==> flow/design.v <==
module axi_gpio #(
    parameter int N_GPIOS = 32,
    parameter int AXI_ADDR_WIDTH = 12,
    parameter int AXI_DATA_WIDTH = 32
)(
   input aclk,
   input aresetn, 
   input  logic [N_GPIOS-1:0] gpio_in_raw ,
   output logic [N_GPIOS-1:0] gpio_out,
   output logic irq,  
   output logic arready,
   input logic [AXI_ADDR_WIDTH-1:0] araddr,
   input logic arvalid,
   output logic [AXI_DATA_WIDTH-1:0] rdata,
   output logic [1:0] rresp,
   output logic rvalid,
   input logic rready,
   input logic wvalid,
   output logic wready,
   input logic [AXI_DATA_WIDTH-1:0] wdata,
   input logic [AXI_DATA_WIDTH/8-1:0] wstrb,
   input logic bready,
   output logic bvalid,
   output logic [1:0] bresp,
   output logic awready,
   input logic [AXI_ADDR_WIDTH-1:0] awaddr,
   input logic awvalid
);
  localparam logic [31:0] VERSION = 32'h0001_0000;
  localparam int WORD_IDX_W = (AXI_ADDR_WIDTH >= 2) ? (AXI_ADDR_WIDTH-2) : 1;
  localparam logic [WORD_IDX_W-1:0] VERSION_WORD = 'h0B;  
  localparam logic [WORD_IDX_W-1:0] SCRATCH_WORD = 'h0C;  
  localparam logic [WORD_IDX_W-1:0] DIR_WORD       = 'h000;  
  localparam logic [WORD_IDX_W-1:0] OUT_WORD       = 'h001;  
  localparam logic [WORD_IDX_W-1:0] OUT_SET_WORD   = 'h002;  
  localparam logic [WORD_IDX_W-1:0] OUT_CLR_WORD   = 'h003;  
  localparam logic [WORD_IDX_W-1:0] IN_WORD        = 'h004;  
  localparam logic [WORD_IDX_W-1:0] IRQ_MASK_WORD  = 'h005;  
  localparam logic [WORD_IDX_W-1:0] IRQ_STATUS_WORD= 'h006;  
  localparam logic [WORD_IDX_W-1:0] IRQ_CLEAR_WORD = 'h007;  
  localparam logic [WORD_IDX_W-1:0] EDGE_EN_WORD   = 'h008;  
  localparam logic [WORD_IDX_W-1:0] EDGE_POL_WORD  = 'h009;  
  localparam logic [WORD_IDX_W-1:0] LVL_POL_WORD   = 'h00A;  
  localparam logic [WORD_IDX_W-1:0] DEBOUNCE_WORD  = 'h00D;  
  logic [AXI_DATA_WIDTH-1:0] scratch_q;  
  logic [N_GPIOS-1:0] dir_q, out_q;
  logic [N_GPIOS-1:0] in_meta, in_sync;  
  logic [N_GPIOS-1:0] clr_mask, clr_mask_next;
  logic [N_GPIOS-1:0] irq_mask_q, irq_status_q, edge_en_q, edge_pol_q, lvl_pol_q;
  logic [7:0]         debounce_cfg_q;             
  logic [N_GPIOS-1:0] in_db_q, in_db_d;          
  logic [AXI_ADDR_WIDTH-1:0] araddr_q;
  logic [AXI_ADDR_WIDTH-1:0] awaddr_q;
  logic [AXI_DATA_WIDTH-1:0] wdata_q;
  logic [AXI_DATA_WIDTH/8-1:0] wstrb_q;
  logic                  ar_hs;  
  assign ar_hs         = arvalid & arready;
  function automatic logic [AXI_DATA_WIDTH-1:0] apply_wstrb(
    input logic [AXI_DATA_WIDTH-1:0] cur,
    input logic [AXI_DATA_WIDTH-1:0] wdata_i,
    input logic [AXI_DATA_WIDTH/8-1:0] wstrb_i
);
logic [AXI_DATA_WIDTH-1:0] mask;
mask = { {8{wstrb_i[3]}}, {8{wstrb_i[2]}}, {8{wstrb_i[1]}}, {8{wstrb_i[0]}} };
apply_wstrb = (cur & ~mask) | (wdata_i & mask);
  endfunction
function automatic [N_GPIOS-1:0] apply_wstrb_to_gpio(
  input [N_GPIOS-1:0]            prev,
  input [AXI_DATA_WIDTH-1:0]     wdata_i,
  input [AXI_DATA_WIDTH/8-1:0]   wstrb_i
);
  logic [AXI_DATA_WIDTH-1:0] prev_ext, nxt_ext;
  prev_ext                 = '0;
  prev_ext[N_GPIOS-1:0]    = prev;
  nxt_ext                  = apply_wstrb(prev_ext, wdata_i, wstrb_i);
  apply_wstrb_to_gpio = nxt_ext[N_GPIOS-1:0];
endfunction
function automatic [N_GPIOS-1:0] w1_mask_gpio(
  input [AXI_DATA_WIDTH-1:0]     wdata_i,
  input [AXI_DATA_WIDTH/8-1:0]   wstrb_i
);
  logic [AXI_DATA_WIDTH-1:0] strobe_mask;
  logic [AXI_DATA_WIDTH-1:0] masked;
  strobe_mask = '0;
  for (int b = 0; b < AXI_DATA_WIDTH/8; b++)
    strobe_mask[8*b +: 8] = {8{wstrb_i[b]}};
    masked = wdata_i & strobe_mask;
  w1_mask_gpio = masked[N_GPIOS-1:0];
endfunction
always_ff @(posedge aclk or negedge aresetn) begin
  if (!aresetn) begin
    in_meta <= '0;
    in_sync <= '0;
  end else begin
    in_meta <= gpio_in_raw;  
    in_sync <= in_meta;      
  end
end
logic [7:0] db_cnt   [0:N_GPIOS-1];  
always_ff @(posedge aclk or negedge aresetn) begin
  if (!aresetn) begin
    for (int i=0;i<N_GPIOS;i++) begin
      db_cnt[i] <= '0;
    end
    in_db_q <= '0;
  end else begin
    if (debounce_cfg_q == 8'd0) begin
      in_db_q <= in_sync;
      for (int i=0;i<N_GPIOS;i++) db_cnt[i] <= '0;
    end else begin
      for (int i=0;i<N_GPIOS;i++) begin
        if (in_sync[i] == in_db_q[i]) begin
          db_cnt[i] <= '0;  
        end else begin
          db_cnt[i] <= db_cnt[i] + 8'd1;
          if (db_cnt[i] >= debounce_cfg_q) begin
            in_db_q[i] <= in_sync[i];  
            db_cnt[i]  <= '0;
          end
        end
      end
    end
  end
end
always_ff @(posedge aclk or negedge aresetn) begin
  if (!aresetn) in_db_d <= '0;
  else          in_db_d <= in_db_q;
end
wire [N_GPIOS-1:0] rise =  in_db_q & ~in_db_d;
wire [N_GPIOS-1:0] fall = ~in_db_q &  in_db_d;
wire [N_GPIOS-1:0] edge_evt  = ((edge_pol_q & rise) | (~edge_pol_q & fall)) & edge_en_q;
wire [N_GPIOS-1:0] level_evt = (in_db_q    ^ ~lvl_pol_q) & ~edge_en_q;
wire [N_GPIOS-1:0] new_events = edge_evt | level_evt;
always_ff @(posedge aclk or negedge aresetn) begin
  if (!aresetn) begin
    irq_status_q <= '0;
  end else begin
    irq_status_q <= (irq_status_q | new_events) & ~clr_mask;
  end
end
assign irq = |(irq_status_q & irq_mask_q);
    logic aw_hs, w_hs;
    assign aw_hs = awvalid && awready;
    assign w_hs = wvalid && wready;
    always_ff @(posedge aclk or negedge aresetn)begin
        if(!aresetn)begin
            awready <= 1'b1;
            bvalid <= 1'b0;
            bresp <= 2'b00;
            wready <= 1'b1;
            awaddr_q <= '0;
            wdata_q <= '0;
            wstrb_q <= '0;
            scratch_q <= '0;
            irq_mask_q     <= '0;
            edge_en_q      <= '0;             
            edge_pol_q     <= {N_GPIOS{1'b1}};   
            lvl_pol_q      <= {N_GPIOS{1'b1}};   
            debounce_cfg_q <= 8'd0;           
            clr_mask_next <= '0;
            dir_q <= '0;
            out_q <= '0;
        end else begin
            if(awready && awvalid)begin 
                awready <= 1'b0;     
                awaddr_q <= awaddr;  
            end
            if(wready && wvalid) begin
                wready <= 1'b0;
                wdata_q <= wdata;
                wstrb_q <= wstrb;
            end
            clr_mask_next <= '0;
            if (!bvalid && !awready && !wready)begin  
                unique case (awaddr_q[AXI_ADDR_WIDTH-1:2])
                    DIR_WORD: dir_q <= apply_wstrb_to_gpio(dir_q,wdata_q,wstrb_q);
                    OUT_WORD: out_q <= apply_wstrb_to_gpio(out_q,wdata_q,wstrb_q);
                    OUT_SET_WORD: begin  
                        out_q <= out_q | w1_mask_gpio(wdata_q, wstrb_q);
                    end
                    OUT_CLR_WORD: begin  
                        out_q <= out_q & ~w1_mask_gpio(wdata_q, wstrb_q);
                    end
                    SCRATCH_WORD: scratch_q <= apply_wstrb(scratch_q, wdata_q, wstrb_q);
                    IRQ_MASK_WORD:  irq_mask_q  <= apply_wstrb_to_gpio(irq_mask_q,  wdata_q, wstrb_q);
                    EDGE_EN_WORD:   edge_en_q   <= apply_wstrb_to_gpio(edge_en_q,   wdata_q, wstrb_q);
                    EDGE_POL_WORD:  edge_pol_q  <= apply_wstrb_to_gpio(edge_pol_q,  wdata_q, wstrb_q);
                    LVL_POL_WORD:   lvl_pol_q   <= apply_wstrb_to_gpio(lvl_pol_q,   wdata_q, wstrb_q);
                    IRQ_CLEAR_WORD: begin
                      clr_mask_next <= w1_mask_gpio(wdata_q, wstrb_q);
                    end
                     DEBOUNCE_WORD: begin
                        if (wstrb_q[0]) debounce_cfg_q <= wdata_q[7:0];
                      end
                    default: ;
                endcase       
                bvalid <= 1'b1;
                bresp <= 2'b00;  
        end
            if(bvalid && bready)begin
                bvalid <= 1'b0;
                awready <= 1'b1;
                wready <= 1'b1;
        end
        end
    end
always_ff @(posedge aclk or negedge aresetn) begin
  if (!aresetn) clr_mask <= '0;
  else          clr_mask <= clr_mask_next;
end
  always_ff @(posedge aclk or negedge aresetn)begin
    if(!aresetn) begin
        arready <= 1'b1;
        rvalid <= 1'b0;
        rdata <= '0;
        rresp <= 2'b00;  
    end
    else begin
        if(arready && arvalid) begin
            araddr_q <= araddr;
            arready <= 1'b0;
            rvalid <= 1'b1;
            unique case (araddr[AXI_ADDR_WIDTH-1:2])
                DIR_WORD:      rdata <= {{(AXI_DATA_WIDTH-N_GPIOS){1'b0}}, dir_q};  
                OUT_WORD:      rdata <= {{(AXI_DATA_WIDTH-N_GPIOS){1'b0}}, out_q};
                OUT_SET_WORD:  rdata <= {{(AXI_DATA_WIDTH-N_GPIOS){1'b0}}, out_q};  
                OUT_CLR_WORD:  rdata <= {{(AXI_DATA_WIDTH-N_GPIOS){1'b0}}, out_q};  
                IN_WORD:         rdata <= {{(AXI_DATA_WIDTH-N_GPIOS){1'b0}}, in_db_q};  
                IRQ_MASK_WORD:   rdata <= {{(AXI_DATA_WIDTH-N_GPIOS){1'b0}}, irq_mask_q};
                IRQ_STATUS_WORD: rdata <= {{(AXI_DATA_WIDTH-N_GPIOS){1'b0}}, irq_status_q};
                EDGE_EN_WORD:    rdata <= {{(AXI_DATA_WIDTH-N_GPIOS){1'b0}}, edge_en_q};
                EDGE_POL_WORD:   rdata <= {{(AXI_DATA_WIDTH-N_GPIOS){1'b0}}, edge_pol_q};
                LVL_POL_WORD:    rdata <= {{(AXI_DATA_WIDTH-N_GPIOS){1'b0}}, lvl_pol_q};
                DEBOUNCE_WORD:   rdata <= {{(AXI_DATA_WIDTH-8){1'b0}}, debounce_cfg_q};
                VERSION_WORD: rdata <= VERSION;  
                SCRATCH_WORD: rdata <= scratch_q;
                default: rdata <='0;
            endcase
            rresp <= 2'b00;
        end
        if(rvalid && rready)begin
            rvalid <= 1'b0;
            arready <= 1'b1;
        end
        end
    end
    assign gpio_out = out_q & dir_q;
endmodule
# Step by step through the tools: axi_gpio
# Tool output for the design above before and after an edit, in the order of the flow.
# Lines under "orig" count in the file above, lines under "edited" in the edited file.
# "delta": "edited" minus "orig" as printed here.
# The mark -- stands for no value.
# setup
design	axi_gpio
clock_port	aclk
lib	sky130hd
lib_corner	tt_025C_1v80

# The edit
# The edit as a unified diff against the file above.
# The edited RTL no longer does the same as the RTL above: the edit was made by script, with no optimisation intended.
# begin of diff
@@ -91,10 +91,9 @@
   if (!aresetn) begin
     in_meta <= '0;
-    in_sync <= '0;
   end else begin
     in_meta <= gpio_in_raw;  
-    in_sync <= in_meta;      
   end
 end
+always_comb in_sync = in_meta;
 logic [7:0] db_cnt   [0:N_GPIOS-1];  
 always_ff @(posedge aclk or negedge aresetn) begin
# end of diff

# Word-level counts
# Yosys after proc, flatten, opt, wreduce and memory -nomap, before mapping. Print and check cells are not counted. Equal cells are merged and count once.
# classes
element	orig	edited	delta
n_addsub	32	32	0
multipliers	0	0	0
n_div	0	0	0
n_cmp	32	32	0
n_eq	86	86	0
n_shift	0	0	0
mux	206	206	0
logic	38	38	0
reduce_logical	92	92	0
# Unchanged operator kinds not shown: 27.
# bits
element	orig	edited	delta
ff_bits	797	765	-32
latchBits	0	0	0
ramBits	0	0	0
mem_bits_ro	0	0	0
clocked_rd_ports_x_width	0	0	0
mem_count	0	0	0
output_inout_bits	74	74	0
elab_cells	573	572	-1

# Depth
# Depth = most cells in a row (Yosys ltp): at word level without a register or memory, in the mapped netlist without a sequential cell, where the memories' decode and read muxes count.
# logic_depth
element	orig	edited	delta
depth_word	8	8	0
ABC_AREA	0	0	--
ltp_mapped	8	8	0
mapped_depth_nobuf	7	7	0

# Mapped cells and area
# The flow's flattened synthesis, as Yosys stat reports it; memories are mapped. The netlist is that of the ABC_AREA named above (0 if unset); the other value can give another one.
# types
type	orig	edited	delta
sky130_fd_sc_hd__nand2_1	138	212	74
sky130_fd_sc_hd__and3_1	131	67	-64
sky130_fd_sc_hd__a21oi_1	102	147	45
sky130_fd_sc_hd__nor2b_1	42	5	-37
sky130_fd_sc_hd__o211ai_1	0	35	35
sky130_fd_sc_hd__dfrtp_1	728	696	-32
sky130_fd_sc_hd__a2111oi_0	33	3	-30
sky130_fd_sc_hd__nand3b_1	32	2	-30
sky130_fd_sc_hd__nor3_1	71	42	-29
sky130_fd_sc_hd__and2_1	45	73	28
sky130_fd_sc_hd__clkbuf_2	0	24	24
sky130_fd_sc_hd__inv_1	101	122	21
sky130_fd_sc_hd__mux2i_1	63	45	-18
sky130_fd_sc_hd__a22o_1	31	15	-16
sky130_fd_sc_hd__buf_1	26	11	-15
sky130_fd_sc_hd__nor2_1	384	397	13
sky130_fd_sc_hd__buf_2	26	13	-13
sky130_fd_sc_hd__o21ai_0	139	151	12
# Unchanged cell types not shown: 5.
# Not every row of either side is listed.
# synth_totals
element	orig	edited	delta
mapped_cells	3537	3545	8
mapped_area_um2	39357.7	38428.1	-929.6
ff_cells	795	763	-32
buf_cells	115	112	-3

# Path before layout
# OpenSTA on the mapped netlist: ideal clock, no wires. The path of least setup slack (recovery checks aside). Input and output delay are each 20% of the period. Register names are those of the netlist, which keeps one name where synthesis merged equal registers.
# synth_timing
element	orig	edited	delta
kind	input to register	input to register	--
start	in araddr[7]	in araddr[4]	--
end	reg rdata[19]	reg rdata[15]	--
period_ns	5.0	5.0	0.0
in_delay_ns	1.000	1.000	0.000
setup_time_ns	0.082	0.126	0.044
launch_ns	1.000	1.000	0.000
arrival_time_ns	2.507	2.502	-0.005
required_time_ns	4.918	4.874	-0.044
slack_ns	2.411	2.372	-0.039
path_delay_ns	1.589	1.628	0.039
stages	6	8	2
path_buffers	1	4	3
period_less_setup_slack_ns	2.589	2.628	0.039
# "path_delay_ns" = arrival - input delay + setup time.
# "stages" counts driving pins, that of a launching flip-flop among them; a cell with two outputs on the path counts twice.
# "period_less_setup_slack_ns" = period - worst setup slack (recovery checks aside). The figure is calculated, with input and output delays left at 20% of the set period.
# The rows between start and end are the longest chain of elaborated cells between them; the timing report does not say that the signal goes this way. Where chains are equally long, one stands for them.
# Each line given opens the expression or statement behind the cell; cells for indexed reads and writes are added by Yosys, which also makes memories of some case tables.
# At most two assigning lines are given for a register; there are more.
# synth_between_orig
path_cell_list	sky130_fd_sc_hd__or4_4 > sky130_fd_sc_hd__or3_4 > sky130_fd_sc_hd__nor3_4 > sky130_fd_sc_hd__buf_6 > sky130_fd_sc_hd__a21oi_1 > sky130_fd_sc_hd__a31oi_1
elab_chain_cells	3
cells_between	15
classes_between	eq/ne: 12; mux: 1; reduce/logical: 2
# synth_lines_orig
element	line_no	source
from (decl)	12	input logic [AXI_ADDR_WIDTH-1:0] araddr,
equality test 10 x 2 -> 1 bit	223	unique case (araddr[AXI_ADDR_WIDTH-1:2])
OR reduction 3 bit	--
case mux 32 bit (select 11 bit)	223
to (assign)	224	DIR_WORD:      rdata <= {{(AXI_DATA_WIDTH-N_GPIOS){1'b0}}, dir_q};
to (assign)	225	OUT_WORD:      rdata <= {{(AXI_DATA_WIDTH-N_GPIOS){1'b0}}, out_q};
to (decl)	14	output logic [AXI_DATA_WIDTH-1:0] rdata,
# synth_between_edited
path_cell_list	sky130_fd_sc_hd__buf_1 > sky130_fd_sc_hd__buf_2 > sky130_fd_sc_hd__buf_2 > sky130_fd_sc_hd__buf_2 > sky130_fd_sc_hd__mux2i_1 > sky130_fd_sc_hd__o221ai_1 > sky130_fd_sc_hd__o21ai_0 > sky130_fd_sc_hd__a21oi_1
elab_chain_cells	3
cells_between	15
classes_between	eq/ne: 12; mux: 1; reduce/logical: 2
# synth_lines_edited
element	line_no	source
from (decl)	12	input logic [AXI_ADDR_WIDTH-1:0] araddr,
equality test 10 x 2 -> 1 bit	222	unique case (araddr[AXI_ADDR_WIDTH-1:2])
OR reduction 3 bit	--
case mux 32 bit (select 11 bit)	222
to (assign)	223	DIR_WORD:      rdata <= {{(AXI_DATA_WIDTH-N_GPIOS){1'b0}}, dir_q};
to (assign)	224	OUT_WORD:      rdata <= {{(AXI_DATA_WIDTH-N_GPIOS){1'b0}}, out_q};
to (decl)	14	output logic [AXI_DATA_WIDTH-1:0] rdata,

# Timing after layout
# From the final timing report of the runs of set A: the path of least setup slack in the routed layout; clock arrival at registers is part of the times.
# layout_timing
element	orig	edited	delta
kind	register to output	register to output	--
start	reg irq_status_q[9]	reg irq_status_q[12]	--
end	out irq	out irq	--
period_ns	3.82	3.82	0.00
output_delay_ns	0.76	0.76	0.00
launch_ns	0.64	0.63	-0.01
arrival_time_ns	2.83	2.70	-0.13
required_time_ns	3.06	3.06	0.00
slack_ns	0.22	0.35	0.13
stages	5	5	0
path_buffers	1	1	0
# The rows between start and end are the longest chain of elaborated cells between them; the timing report does not say that the signal goes this way. Where chains are equally long, one stands for them.
# layout_between_orig
path_cell_list	sky130_fd_sc_hd__dfrtp_1 > sky130_fd_sc_hd__a22oi_1 > sky130_fd_sc_hd__nand4_1 > sky130_fd_sc_hd__or4_1 > sky130_fd_sc_hd__clkdlybuf4s50_1
elab_chain_cells	2
cells_between	2
classes_between	logic: 1; reduce/logical: 1
# layout_lines_orig
element	line_no	source
from (decl)	49	logic [N_GPIOS-1:0] irq_mask_q, irq_status_q, edge_en_q, edge_pol_q, lvl_pol_q;
from (assign)	136	irq_status_q <= '0;
from (assign)	138	irq_status_q <= (irq_status_q | new_events) & ~clr_mask;
bitwise AND 32 bit	141	assign irq = |(irq_status_q & irq_mask_q);
OR reduction 32 bit	141
to (decl)	10	output logic irq,
# layout_between_edited
path_cell_list	sky130_fd_sc_hd__dfrtp_1 > sky130_fd_sc_hd__a22oi_1 > sky130_fd_sc_hd__nand4_1 > sky130_fd_sc_hd__or4_1 > sky130_fd_sc_hd__clkdlybuf4s50_1
elab_chain_cells	2
cells_between	2
classes_between	logic: 1; reduce/logical: 1
# layout_lines_edited
element	line_no	source
from (decl)	49	logic [N_GPIOS-1:0] irq_mask_q, irq_status_q, edge_en_q, edge_pol_q, lvl_pol_q;
from (assign)	135	irq_status_q <= '0;
from (assign)	137	irq_status_q <= (irq_status_q | new_events) & ~clr_mask;
bitwise AND 32 bit	140	assign irq = |(irq_status_q & irq_mask_q);
OR reduction 32 bit	140
to (decl)	10	output logic irq,

# Flow runs
# Runs of the flow (Yosys, OpenROAD) on both versions; the two runs of a pair have the same settings. The constraints put input and output delay at 20% of the set period each and load the outputs with 0.01 pF.
# settings_set_A
CORE_UTILIZATION	40
period_ns	3.82
CAP_MARGIN	20
CORE_MARGIN	2
SLEW_MARGIN	20
# measured_set_A
element	orig	edited	delta
ys_area_um2	39357.7	38428.1	-929.6
die_um2	100921.0	98564.6	-2356.4
final_stdcell_area_um2	46110.5	44925.6	-1184.9
post_route_util_pct	47.1	47.2	0.1
worst_setup_slack_ns	0.223	0.353	0.130
total_negative_slack_ns	0.000	0.000	0.000
fin_power_uw	21247	20320	-927
achieved_clock_period_ns	3.597	3.467	-0.130
# settings_set_B
ABC_AREA	1
CELL_PAD_IN_SITES_GLOBAL_PLACEMENT	3
CORE_ASPECT_RATIO	0.77
CORE_UTILIZATION	36
HOLD_SLACK_MARGIN	0.22
period_ns	3.27
CAP_MARGIN	20
CORE_MARGIN	2
SLEW_MARGIN	20
# measured_set_B
element	orig	edited	delta
ys_area_um2	40525.1	39984.6	-540.5
die_um2	115292.0	113772.0	-1520.0
final_stdcell_area_um2	47864.7	47122.7	-742.0
post_route_util_pct	43.1	42.7	-0.4
worst_setup_slack_ns	0.156	0.420	0.264
total_negative_slack_ns	0.000	0.000	0.000
timing.hold.ws_ns	0.343	0.343	0.000
fin_power_uw	26853	24036	-2817
achieved_clock_period_ns	3.114	2.850	-0.264
# "achieved_clock_period_ns": clock period set for the run, less the worst setup slack. It is reckoned from that one timing run; input and output delays stay at 20% of the period that was set.
# "fin_power_uw" rests on the timing tool's default activity at the inputs, not on a simulated workload.
